==> flow/design.v <==
module ALU(A, B, op, zero, out);
	input signed[31:0] A, B;
	input[2:0] op;
	output zero;
	output[31:0] out;
	assign out = (op==3'b000) ? A + B:
			(op==3'b001) ? A - B:
			(op==3'b010) ? A & B:
			(op==3'b011) ? A | B:
			(op==3'b100) ? A ^ B:
			(op==3'b101) ? ((A < B)? 1 : 0) : 0;
	assign zero = ~|out;
endmodule
module adder32bit(A, B, out);
	input[31:0] A, B;
	output[31:0] out;
	assign out = A + B;
endmodule
module controller(op, func3, func7, regWrite, resultSrc, memWrite, jal, branch, jalr, ALUControl, ALUSrc, immSrc);
	input[6:0] op, func7;
	input[2:0] func3;
	output reg[2:0] ALUControl, immSrc;
	output reg[1:0] resultSrc;
	output reg memWrite, jal, branch, jalr, ALUSrc, regWrite;
	parameter[6:0] RTYPE = 7'b0110011, ITYPE = 7'b0010011, STYPE = 7'b0100011, JTYPE = 7'b1101111,
		 BTYPE = 7'b1100011, UTYPE = 7'b0110111, LWTYPE = 7'b0000011, JALRTYPE = 7'b1100111;
	parameter[9:0] ADD = 10'b0000000000, SUB = 10'b0100000000, AND = 10'b0000000111, OR = 10'b0000000110, SLT = 10'b0000000010;
	parameter[2:0] LW = 3'b010, ADDI = 3'b000, XORI = 3'b100, ORI = 3'b110, SLTI = 3'b010, JALR = 3'b000, 
			SW = 3'b010,
			BEQ = 3'b000, BNE = 3'b001, BLT = 3'b100, BGE = 3'b101; 
	always@(op, func3, func7)
	begin
		{regWrite, resultSrc, memWrite, jal, branch, jalr, ALUControl, ALUSrc, immSrc} = 14'b0;
		case(op)
			RTYPE:
			begin
				{regWrite, resultSrc, memWrite, jal, branch, jalr, ALUSrc} = 8'b1000_0000;
				case({func7, func3})
					ADD: ALUControl = 3'b000;
					SUB: ALUControl = 3'b001;
					AND: ALUControl = 3'b010;
					OR: ALUControl = 3'b011;
					SLT: ALUControl = 3'b101;
				endcase
			end
			ITYPE:
			begin
				{regWrite, resultSrc, memWrite, jal, branch, jalr, ALUSrc, immSrc} = 11'b1000_0001_000;
				case(func3)
					ADDI: ALUControl = 3'b000;
					XORI: ALUControl = 3'b100;
					ORI: ALUControl = 3'b011;
					SLTI: ALUControl = 3'b101;
				endcase
			end
			STYPE: {regWrite, memWrite, jal, branch, jalr, ALUControl, ALUSrc, immSrc} = 12'b0100_0000_1001;
			JTYPE: {regWrite, resultSrc, memWrite, jal, branch, jalr, immSrc} = 10'b1100_1000_10;
			BTYPE: 
			begin
				{regWrite, memWrite, jal, branch, jalr, ALUSrc, immSrc} = 9'b0001_0001_1;
				case(func3)
					BEQ:
					begin
						ALUControl <= 3'b001;
					end
					BNE:
					begin
						ALUControl <= 3'b001;
					end
					BLT:
					begin
						ALUControl <= 3'b101;
					end
					BGE:
					begin
						ALUControl <= 3'b101;
					end
				endcase
			end
			UTYPE: {regWrite, resultSrc, memWrite, jal, branch, jalr, immSrc} = 10'b1110_0001_00;
			LWTYPE: {regWrite, resultSrc, memWrite, jal, branch, jalr, ALUControl, ALUSrc, immSrc} = 14'b1010_0000_0010_00;
			JALRTYPE: {regWrite, resultSrc, memWrite, jal, branch, jalr, ALUControl, ALUSrc, immSrc} = 14'b1100_0010_0010_00;
		endcase
	end
endmodule
module decoder(jalr, jal, branch, zero, LSB, func3, PCSrc);
	input jalr, jal, branch, zero, LSB;
	input[2:0] func3;
	output reg[1:0] PCSrc;
	parameter[2:0] BEQ = 3'b000, BNE = 3'b001, BLT = 3'b100, BGE = 3'b101;
	always@(jalr, jal, branch, zero, LSB, func3)
	begin
		if(jal)
			PCSrc = 2'b01;
		else if(jalr)
			PCSrc = 2'b10;
		else if(branch)
		begin
			case(func3)
				BEQ: PCSrc = zero ? 2'b01 : 2'b00;
				BNE: PCSrc = zero ? 2'b00 : 2'b01;
				BLT: PCSrc = LSB ? 2'b01 : 2'b00;
				BGE: PCSrc = LSB ? 2'b00 : 2'b01;
				default: PCSrc = 2'b00;
			endcase
		end
		else
			PCSrc = 2'b00;
	end
endmodule
module FDReg(clk, en, clr, instRF, PCF, PCPlus4F, instRD, PCD, PCPlus4D);
	input clk, en, clr;
	input[31:0] instRF, PCF, PCPlus4F;
	output reg[31:0] instRD, PCD, PCPlus4D;
	always@(posedge clk)
	begin
		if(clr)
			{instRD, PCD, PCPlus4D} <= 96'b0;
		else if(~en) 
			{instRD, PCD, PCPlus4D} <= {instRF, PCF, PCPlus4F};
		else
			{instRD, PCD, PCPlus4D} <= {instRD, PCD, PCPlus4D};
	end
endmodule
module DEReg(clk, clr, regWriteD, resultSrcD, memWriteD, jalD, branchD, jalrD, ALUControlD, ALUSrcD,func3D ,RD1D, RD2D, PCD, RS1D, RS2D, RDD,
		immExtD, PCPlus4D, regWriteE, resultSrcE, memWriteE, jalE, branchE, jalrE, ALUControlE, ALUSrcE, func3E, RD1E, RD2E, PCE, RS1E,
		RS2E, RDE, immExtE, PCPlus4E);
	input clk, clr;
	input regWriteD;
	input[1:0] resultSrcD;
	input memWriteD, jalD, branchD, jalrD;
	input[2:0] ALUControlD;
	input ALUSrcD;
	input[2:0] func3D;
	input[31:0] RD1D, RD2D, PCD;
	input[4:0] RS1D, RS2D, RDD;
	input[31:0] immExtD, PCPlus4D;
	output reg regWriteE;
	output reg[1:0] resultSrcE;
	output reg memWriteE, jalE, branchE, jalrE;
	output reg[2:0] ALUControlE;
	output reg ALUSrcE;
	output reg[2:0] func3E;
	output reg[31:0] RD1E, RD2E, PCE;
	output reg[4:0] RS1E, RS2E, RDE;
	output reg[31:0] immExtE, PCPlus4E;
	always@(posedge clk)
	begin
		if(clr)
			{regWriteE, resultSrcE, memWriteE, jalE, branchE, jalrE, ALUControlE, ALUSrcE, func3E, RD1E, RD2E, PCE, RS1E, RS2E,
			RDE, immExtE, PCPlus4E} <= 0;
		else
			{regWriteE, resultSrcE, memWriteE, jalE, branchE, jalrE, ALUControlE, ALUSrcE, func3E, RD1E, RD2E, PCE, RS1E, RS2E, RDE,
			immExtE, PCPlus4E} <= {regWriteD, resultSrcD, memWriteD, jalD, branchD, jalrD, ALUControlD, ALUSrcD, func3D, RD1D, RD2D,
			PCD, RS1D, RS2D, RDD, immExtD, PCPlus4D};
	end
endmodule
module EMReg(clk, rst, regWriteE, resultSrcE, memWriteE, ALUResultE, writeDataE, RDE, immExtE, PCPlus4E, regWriteM, resultSrcM, memWriteM,
		ALUResultM, writeDataM, RDM, immExtM, PCPlus4M);
	input clk, rst;
	input regWriteE;
	input[1:0] resultSrcE;
	input memWriteE;
	input[31:0] ALUResultE, writeDataE;
	input[4:0] RDE;
	input[31:0] immExtE, PCPlus4E;
	output reg regWriteM;
	output reg[1:0] resultSrcM;
	output reg memWriteM;
	output reg[31:0] ALUResultM, writeDataM;
	output reg[4:0] RDM;
	output reg[31:0] immExtM, PCPlus4M;
	always@(posedge clk)
	begin
		if(rst)
			{regWriteM, resultSrcM, memWriteM} <= 0;
		else
		{regWriteM, resultSrcM, memWriteM, ALUResultM, writeDataM, RDM, immExtM, PCPlus4M} <= {regWriteE, resultSrcE, memWriteE,
		ALUResultE, writeDataE, RDE, immExtE, PCPlus4E};
	end
endmodule
module MWReg(clk, rst, regWriteM, resultSrcM, ALUResultM, readDataM, RDM, immExtM, PCPlus4M, regWriteW, resultSrcW, ALUResultW, readDataW, RDW,
		immExtW, PCPlus4W);
	input clk, rst;
	input regWriteM;
	input[1:0] resultSrcM;
	input[31:0] ALUResultM, readDataM;
	input[4:0] RDM;
	input[31:0] immExtM, PCPlus4M;
	output reg regWriteW;
	output reg[1:0] resultSrcW;
	output reg[31:0] ALUResultW, readDataW;
	output reg[4:0] RDW;
	output reg[31:0] immExtW, PCPlus4W;
	always@(posedge clk)
	begin
		if(rst)
			{regWriteW, resultSrcW} <= 0;
		else
		{regWriteW, resultSrcW, ALUResultW, readDataW, RDW, immExtW, PCPlus4W} <= {regWriteM, resultSrcM, ALUResultM, readDataM, RDM,
		immExtM, PCPlus4M};
	end
endmodule
module hazardUnit(RS1D, RS2D, RS1E, RS2E, RDE, PCSrcE, resultSrcE, RDM, regWriteM, RDW, regWriteW, resultSrcM, resultSrcW, stallF, stallD, flushD, flushE, forwardAE,
		forwardBE);
	input[4:0] RS1D, RS2D, RS1E, RS2E, RDE;
	input[1:0] PCSrcE, resultSrcE;
	input[4:0] RDM;
	input regWriteM;
	input[4:0] RDW;
	input regWriteW;
	input[1:0] resultSrcM, resultSrcW;
	output reg stallF, stallD, flushD, flushE;
	output reg[1:0] forwardAE, forwardBE;
	reg lwStall;
	always@(RS1D, RS2D, RS1E, RS2E, RDE, PCSrcE, resultSrcE, RDM, regWriteM, RDW, regWriteW, resultSrcM, resultSrcW)
	begin
		{stallF, stallD, flushD, flushE, forwardAE, forwardBE} = 0; 
		if(RS1E == RDM && resultSrcM==2'b11 && RS1E!=0)
			forwardAE = 2'b11;
		else if (((RS1E == RDM) && regWriteM) && RS1E!=0)
			forwardAE = 2'b10;
		else if ((RS1E == RDW && regWriteW && RS1E!=0) || (RS1E == RDW && resultSrcW==2'b11 && RS1E!=0))
			forwardAE = 2'b01;
		else
			forwardAE = 2'b00;
		if(RS2E == RDM && resultSrcM==2'b11 && RS2E!=0)
			forwardBE = 2'b11;
		else if (((RS2E == RDM) && regWriteM) && RS2E!=0)
			forwardBE = 2'b10;
		else if ((RS2E == RDW && regWriteW && RS2E!=0) || (RS2E == RDW && resultSrcW==2'b11 && RS2E!=0))
			forwardBE = 2'b01;
		else
			forwardBE = 2'b00;
		if(((RS1D == RDE) || (RS2D == RDE)) && (resultSrcE == 2'b01))
			lwStall = 1'b1;
		else
			lwStall = 1'b0;
		{stallF, stallD} = {lwStall, lwStall};
		if(PCSrcE != 2'b00)
			flushD = 1'b1;
		else
			flushD = 1'b0;
		if(PCSrcE != 2'b00 || lwStall == 1)
			flushE = 1'b1;
		else
			flushE = 1'b0;
	end
endmodule
module immExtend(in, immSrc, out);
	input[31:7] in;
	input[2:0] immSrc;
	output[31:0] out;
	assign out = (immSrc == 3'b000) ? {{20{in[31]}}, in[31:20]}:
		(immSrc == 3'b001) ? {{20{in[31]}}, in[31:25], in[11:7]}:
		(immSrc == 3'b010) ? {{12{in[31]}}, in[31], in[19:12], in[20], in[30:21], 1'b0}:
		(immSrc == 3'b011) ? {{19{in[31]}}, in[31], in[7], in[30:25], in[11:8], 1'b0}:
		(immSrc == 3'b100) ? {in[31:12], 12'b0}:
		32'b0;
endmodule
module mux2to1(i0, i1, sel, out);
	input[31:0] i0, i1;
	input sel;
	output[31:0] out;
	assign out = (sel==1'b0) ? i0:
			(sel==1'b1) ? i1 : 0;
endmodule
module mux3to1(i0, i1, i2, sel, out);
	input[31:0] i0, i1, i2;
	input[1:0] sel;
	output[31:0] out;
	assign out = (sel==2'b00) ? i0:
			(sel==2'b01) ? i1:
			(sel==2'b10) ? i2: 0;
endmodule
module mux4to1(i0, i1, i2, i3, sel, out);
	input[31:0] i0, i1, i2, i3;
	input[1:0] sel;
	output[31:0] out;
	assign out = (sel==2'b00) ? i0:
			(sel==2'b01) ? i1:
			(sel==2'b10) ? i2:
			(sel==2'b11) ? i3: 0;
endmodule
module reg32bit(in, clk, rst, en, out);
	input[31:0] in;
	input clk, rst, en;
	output reg[31:0] out;
	always@(posedge clk)
	begin
		if(rst)
			out <= 32'b0;
		else if(~en)
			out <= in;
		else
			out <= out;
	end
endmodule
module regFile(A1, A2, A3, WD, regWrite, clk, RD1, RD2);
	input[4:0] A1, A2, A3;
	input[31:0] WD;
	input regWrite, clk;
	output[31:0] RD1, RD2;
	reg[31:0] mem[0:31];
	assign RD1 = (A1 == 5'b0) ? 32'b0 : mem[A1];
	assign RD2 = (A2 == 5'b0) ? 32'b0 : mem[A2];
	always@(negedge clk) 
	begin
		if(regWrite && A3!=32'b0)
			mem[A3] <= WD;
		else
			mem[A3] <= mem[A3];
	end
endmodule
module dataPath(clk, rst, instRF, readDataM, PCFOut, ALUResultMOut, writeDataMOut, memWriteMOut, regWriteD, resultSrcD, memWriteD, jalD, branchD, jalrD, ALUControlD, ALUSrcD, immSrcD, stallF, stallD, flushD, 
		flushE, forwardAE, forwardBE, op, func3, func7, RS1DOut, RS2DOut, RS1EOut, RS2EOut, RDEOut, PCSrcEOut, resultSrcEOut,
		RDMOut, regWriteMOut, RDWOut, regWriteWOut, resultSrcMOut, resultSrcWOut);
	input clk, rst;
	input[31:0] instRF, readDataM;
	output[31:0] PCFOut, ALUResultMOut, writeDataMOut;
	output memWriteMOut;
	input regWriteD;
	input[1:0] resultSrcD;
	input memWriteD, jalD, branchD, jalrD;
	input[2:0] ALUControlD;
	input ALUSrcD;
	input[2:0] immSrcD;
	input stallF, stallD, flushD, flushE;
	input[1:0] forwardAE, forwardBE;
	output[6:0] op;
	output[2:0] func3;
	output[6:0] func7;
	output[4:0] RS1DOut, RS2DOut;
	output[4:0] RS1EOut, RS2EOut, RDEOut;
	output[1:0] PCSrcEOut, resultSrcEOut;
	output[4:0] RDMOut;
	output regWriteMOut;
	output[4:0] RDWOut;
	output regWriteWOut;
	output[1:0] resultSrcMOut, resultSrcWOut;
	wire[31:0] PCFNext, PCF, PCPlus4F;
	wire[31:0] instRD;
	wire[2:0] func3D; 
	wire[31:0] RD1D, RD2D, PCD;
	wire[4:0] RS1D, RS2D, RDD; 
	wire[31:0] immExtD, PCPlus4D;
	wire regWriteE;
	wire[1:0] resultSrcE;
	wire memWriteE, jalE, branchE, jalrE;
	wire[2:0] ALUControlE;
	wire ALUSrcE;
	wire[2:0] func3E;
	wire[31:0] RD1E, RD2E, PCE;
	wire[4:0] RS1E, RS2E, RDE;
	wire[31:0] immExtE, PCPlus4E;
	wire[31:0] srcAE, srcBE, writeDataE, ALUResultE, PCTargetE;
	wire zeroE;
	wire regWriteM;
	wire[1:0] resultSrcM;
	wire memWriteM;
	wire[31:0] ALUResultM, writeDataM;
	wire[4:0] RDM;
	wire[31:0] immExtM, PCPlus4M;
	wire regWriteW;
	wire[1:0] resultSrcW;
	wire[31:0] ALUResultW, readDataW;
	wire[4:0] RDW;
	wire[31:0] immExtW, PCPlus4W, resultW;
	wire[1:0] PCSrcE;
	mux3to1 PCMux(PCPlus4F, PCTargetE, ALUResultE, PCSrcE, PCFNext);
	reg32bit PCReg(PCFNext, clk, rst, stallF, PCF);
	adder32bit addWith4(PCF, 4, PCPlus4F);
	FDReg myFDReg(clk, stallD, flushD | rst, instRF, PCF, PCPlus4F, instRD, PCD, PCPlus4D);
	regFile myRegFile(instRD[19:15], instRD[24:20], RDW, resultW, regWriteW, clk, RD1D, RD2D);
	immExtend myImmExt(instRD[31:7], immSrcD, immExtD);
	DEReg myDEReg(clk, flushE | rst, regWriteD, resultSrcD, memWriteD, jalD, branchD, jalrD, ALUControlD, ALUSrcD, func3D, RD1D, RD2D, PCD, RS1D,
			RS2D, RDD, immExtD, PCPlus4D, regWriteE, resultSrcE, memWriteE, jalE, branchE, jalrE, ALUControlE, ALUSrcE, func3E,
			RD1E, RD2E, PCE, RS1E, RS2E, RDE, immExtE, PCPlus4E);
	mux4to1 forwardAMux(RD1E, resultW, ALUResultM, immExtM, forwardAE, srcAE);
	mux4to1 forwardBMux(RD2E, resultW, ALUResultM, immExtM,forwardBE, writeDataE);
	mux2to1 srcBEMux(writeDataE, immExtE, ALUSrcE, srcBE);
	adder32bit addWithImm(PCE, immExtE, PCTargetE);
	ALU myALU(srcAE, srcBE, ALUControlE, zeroE, ALUResultE);
	EMReg myEMReg(clk, rst, regWriteE, resultSrcE, memWriteE, ALUResultE, writeDataE, RDE, immExtE, PCPlus4E, regWriteM, resultSrcM, memWriteM,
		ALUResultM, writeDataM, RDM, immExtM, PCPlus4M);
	MWReg myMWReg(clk, rst, regWriteM, resultSrcM, ALUResultM, readDataM, RDM, immExtM, PCPlus4M, regWriteW, resultSrcW, ALUResultW, readDataW,
			RDW, immExtW, PCPlus4W);
	mux4to1 resultMux(ALUResultW, readDataW, PCPlus4W, immExtW, resultSrcW, resultW);
	decoder DCD(jalrE, jalE, branchE, zeroE, ALUResultE[0], func3E, PCSrcE);
	assign func3D = instRD[14:12];
	assign RS1D = instRD[19:15];
	assign RS2D = instRD[24:20];
	assign RDD = instRD[11:7];
	assign op = instRD[6:0];
	assign func3 = instRD[14:12];
	assign func7 = instRD[31:25];
	assign PCFOut = PCF;
	assign ALUResultMOut = ALUResultM;
	assign writeDataMOut = writeDataM;
	assign memWriteMOut = memWriteM;
	assign RS1DOut = RS1D;
	assign RS2DOut = RS2D;
	assign RS1EOut = RS1E;
	assign RS2EOut = RS2E;
	assign RDEOut = RDE;
	assign PCSrcEOut = PCSrcE;
	assign resultSrcEOut = resultSrcE;
	assign RDMOut = RDM;
	assign regWriteMOut = regWriteM;
	assign RDWOut = RDW;
	assign regWriteWOut = regWriteW;
	assign resultSrcMOut = resultSrcM;
	assign resultSrcWOut = resultSrcW;
endmodule
module CPU(clk, rst, imem_addr, imem_rdata, dmem_addr, dmem_wdata, dmem_we, dmem_rdata);
	input clk, rst;
	output[31:0] imem_addr;
	input[31:0] imem_rdata;
	output[31:0] dmem_addr, dmem_wdata;
	output dmem_we;
	input[31:0] dmem_rdata;
	wire[4:0] RS1D, RS2D, RS1E, RS2E, RDE;
	wire[1:0] PCSrcE, resultSrcE;
	wire[4:0] RDM;
	wire regWriteM;
	wire[4:0] RDW;
	wire regWriteW, stallF, stallD, flushD, flushE;
	wire[1:0] forwardAE, forwardBE;
	wire[1:0] resultSrcM, resultSrcW;
	wire[6:0] op;
	wire[2:0] func3;
	wire[6:0] func7;
	wire regWrite;
	wire[1:0] resultSrc;
	wire memWrite, jal, branch, jalr;
	wire[2:0] ALUControl;
	wire ALUSrc;
	wire[2:0] immSrc;
	hazardUnit HU(RS1D, RS2D, RS1E, RS2E, RDE, PCSrcE, resultSrcE, RDM, regWriteM, RDW, regWriteW, resultSrcM, resultSrcW, stallF,
			stallD, flushD, flushE, forwardAE, forwardBE);
	dataPath DP(clk, rst, imem_rdata, dmem_rdata, imem_addr, dmem_addr, dmem_wdata, dmem_we, regWrite, resultSrc, memWrite, jal, branch, jalr, ALUControl, ALUSrc, immSrc, stallF, stallD, flushD, 
		flushE, forwardAE, forwardBE, op, func3, func7, RS1D, RS2D, RS1E, RS2E, RDE, PCSrcE, resultSrcE,
		RDM, regWriteM, RDW, regWriteW, resultSrcM, resultSrcW);
	controller CU(op, func3, func7, regWrite, resultSrc, memWrite, jal, branch, jalr, ALUControl, ALUSrc, immSrc);
endmodule
======== From RTL to reports: CPU ========
What the tools print for CPU, step after step.
Lines are those of the file above, counted from 1.
Operators: Yosys type, input widths -> output width; for muxes data width and select width s.
Cell names lack the library's common part.
The mark n/a stands for no value.
design
  top ..................................... CPU
  clock port .............................. clk
  library ................................. sky130hd
  timing corner ........................... tt_025C_1v80

======== Word-level counts ========
Yosys after proc, flatten, opt, wreduce and memory -nomap, before mapping. Enables and synchronous resets that opt folds into registers are not counted as muxes. Print and check cells are not counted. Equal cells are merged and count once.
Memory sizes are those after Yosys's memory passes, which may raise the word count (mostly to a power of two), join words into wider ones and drop unused or constant bits.
storage and ports
  bits in registers ....................... 526
  memory bits (writable) .................. 1024
  word width x clocked read ports ......... 64
  memory cells ............................ 1
  bits of input ports ..................... 66
  output and inout bits ................... 97
  cells after elaboration ................. 202
cells by class
  add/sub/neg operators ................... 4
  magnitude comparators ................... 1
  equality and inequality tests ........... 49
  mux-type cells .......................... 62
  bitwise gates (word level) .............. 6
  reductions and logical operators ........ 45
memory list
  name              words  width  read ports  wr ports  RTL line  text
  DP.myRegFile.mem  32     32     2           1         304       reg[31:0] mem[0:31];
operators with widths
  cell                   count
  $mux 32                29
  $add 32x32->32         2
  $add 32x3->32 const B  1
  $sub 32x32->32         1
  $lt 32x32->1           1
  $and 32x32->32         1
  $or 32x32->32          1
  $xor 32x32->32         1
  $reduce_or 32->1       1
  $eq 5x5->1             6
  $eq 3x3->1 const B     8
  $pmux 3 s4             2
  $eq 7x6->1 const B     3
  $eq 7x7->1 const B     3
  $eq 10x3->1 const B    2
  $mux 1                 19
  $logic_and 1x1->1      18
  $pmux 3 s3             2
  $eq 2x2->1 const B     8
  $eq 3x2->1 const B     5
  $reduce_bool 5->1      3
  $mux 2                 7
  $eq 3x1->1 const B     4
  $logic_not 3->1        4
  $eq 10x2->1 const B    1
  $eq 10x9->1 const B    1
  $eq 2x1->1 const B     5
  $reduce_or 2->1        5
Other operator kinds: 14; their cells: 23.

======== Longest topological paths ========
Longest topological path by Yosys (ltp), each cell counted once; first at word level (registers and memories cut), then after technology mapping (sequential cells cut; the memories' decode and read muxes count).
logic depth
  depth after elaboration ................. 32
  ABC_AREA ................................ 0
  gate-level depth with buffers ........... 32
  depth with buffers taken out ............ 29

======== Synthesis result ========
The flow's flattened synthesis, as Yosys stat reports it; memories are mapped. The netlist is that of the ABC_AREA named above (0 if unset); the other value can give another one.
The area totals of this step are shown rounded.
synthesis totals
  cell count .............................. 4971
  synthesis area .......................... 76000 sq um
  sequential area ......................... 45000 sq um
  mapped flip-flops ....................... 1610
  buffers ................................. 352
cells by type
  type      count  total area (sq um)
  edfxtp_1  1290   3.87E+04
  mux4_2    673    1.52E+04
  dfxtp_1   320    6.41E+03
  ha_1      128    1.6E+03
  nand2_1   349    1.31E+03
  nor2_1    322    1.21E+03
  a21oi_1   216    1.08E+03
  clkbuf_1  262    983.443
  mux2i_1   86     860.826
  o21ai_0   119    595.571
  xnor2_1   67     586.813
  and2_1    92     575.552
  inv_1     150    563.04
  a211oi_1  53     397.882
  o21a_1    46     345.331
  nand3_1   65     325.312
  xor2_1    37     324.061
  a222oi_1  32     320.307
Other cell types: 74; their cells: 664.
The figures by module come from a second, unflattened synthesis with its own total; it is not the netlist above.
unflattened totals
  cell total of the unflattened synthesis .. 5143
  area (unflattened synthesis) ............ 80000 sq um
Rows give one instance, submodules left out.
by module
  module      times used  cells  area (sq um)  sequential area (sq um)
  regFile     1           2289   47000         31000
  ALU         1           876    5700          0.0
  DEReg       1           399    5600          3800
  EMReg       1           142    4100          4100
  MWReg       1           140    4100          4100
  adder32bit  2           232    1700          0.0
  FDReg       1           310    3400          1900
  mux4to1     3           39     810           0.0
  reg32bit    1           103    1200          640
  mux3to1     1           77     790           0.0
  mux2to1     1           36     540           0.0
  hazardUnit  1           67     500           0.0
  immExtend   1           67     410           0.0
  controller  1           47     330           0.0
Modules not listed: 3.

Wiki page: CPU / flow data

Measured results for CPU: 2 stored runs of the Yosys and OpenROAD flow on sky130hd. The settings differ; the order carries no meaning. The constraints put input and output delay at 20% of the set period each and load the outputs with 0.01 pF.
"period achieved" = clock period - worst setup slack. The figure is calculated, with input and output delays left at 20% of the set period.
"total power after layout" rests on the timing tool's default activity at the inputs, not on a simulated workload.
Results are given in rounded form.

======== stored run 1 ========
==> flow/run.sh <==
#!/bin/bash
# the make line also repeats the synthesis and layout settings of config.mk as NAME=value (left out here)
make -C /OpenROAD-flow-scripts/flow DESIGN_CONFIG=/design/flow/config.mk WORK_HOME=/design/flow/orfs CLKGATE_MAP_FILE= finish
==> flow/config.mk <==
export PLATFORM = sky130hd
export DESIGN_NAME = CPU
export DESIGN_NICKNAME = CPU
export VERILOG_FILES = /design/flow/design.v
export SDC_FILE = /design/flow/constraint.sdc
export NUM_CORES = 4
export LEC_CHECK = 0
export ABC_AREA = 0
export CAP_MARGIN = 25
export CELL_PAD_IN_SITES_DETAIL_PLACEMENT = 2
export CELL_PAD_IN_SITES_GLOBAL_PLACEMENT = 2
export CORE_ASPECT_RATIO = 1.89
export CORE_MARGIN = 2
export CORE_UTILIZATION = 43
export CTS_CLUSTER_DIAMETER = 213
export CTS_CLUSTER_SIZE = 25
export GPL_ROUTABILITY_DRIVEN = 0
export GPL_TIMING_DRIVEN = 0
export MAX_ROUTING_LAYER = met5
export MIN_ROUTING_LAYER = met2
export PLACE_DENSITY_LB_ADDON = 0.2
export SETUP_SLACK_MARGIN = 1.25
export SLEW_MARGIN = 5
export TNS_END_PERCENT = 15
==> flow/constraint.sdc <==
create_clock -name core_clock -period 7.93 [get_ports {clk}]
set_input_delay 1.5860 -clock core_clock [delete_from_list [all_inputs] [get_ports {clk}]]
set_output_delay 1.5860 -clock core_clock [all_outputs]
set_load 0.01 [all_outputs]

-------- stored run 1 --------
  incomplete, routing halted on GRT-0116

======== stored run 2 ========
==> flow/run.sh <==
#!/bin/bash
# the make line also repeats the synthesis and layout settings of config.mk as NAME=value (left out here)
make -C /OpenROAD-flow-scripts/flow DESIGN_CONFIG=/design/flow/config.mk WORK_HOME=/design/flow/orfs CLKGATE_MAP_FILE= finish
==> flow/config.mk <==
export PLATFORM = sky130hd
export DESIGN_NAME = CPU
export DESIGN_NICKNAME = CPU
export VERILOG_FILES = /design/flow/design.v
export SDC_FILE = /design/flow/constraint.sdc
export NUM_CORES = 4
export LEC_CHECK = 0
export CAP_MARGIN = 20
export CORE_MARGIN = 2
export CORE_UTILIZATION = 40
export SETUP_SLACK_MARGIN = 2.54
export SLEW_MARGIN = 20
==> flow/constraint.sdc <==
create_clock -name core_clock -period 9.75 [get_ports {clk}]
set_input_delay 1.9500 -clock core_clock [delete_from_list [all_inputs] [get_ports {clk}]]
set_output_delay 1.9500 -clock core_clock [all_outputs]
set_load 0.01 [all_outputs]

-------- measured, stored run 2 --------
  area of the synthesized netlist ......... 76000 sq um
  full die area ........................... 190000 sq um
  utilization ............................. 51%
  worst setup slack after layout .......... 2.2 ns
  post-route worst hold slack ............. 0.40 ns
  total power after layout ................ 19000 µW
  period achieved ......................... 7.513 ns
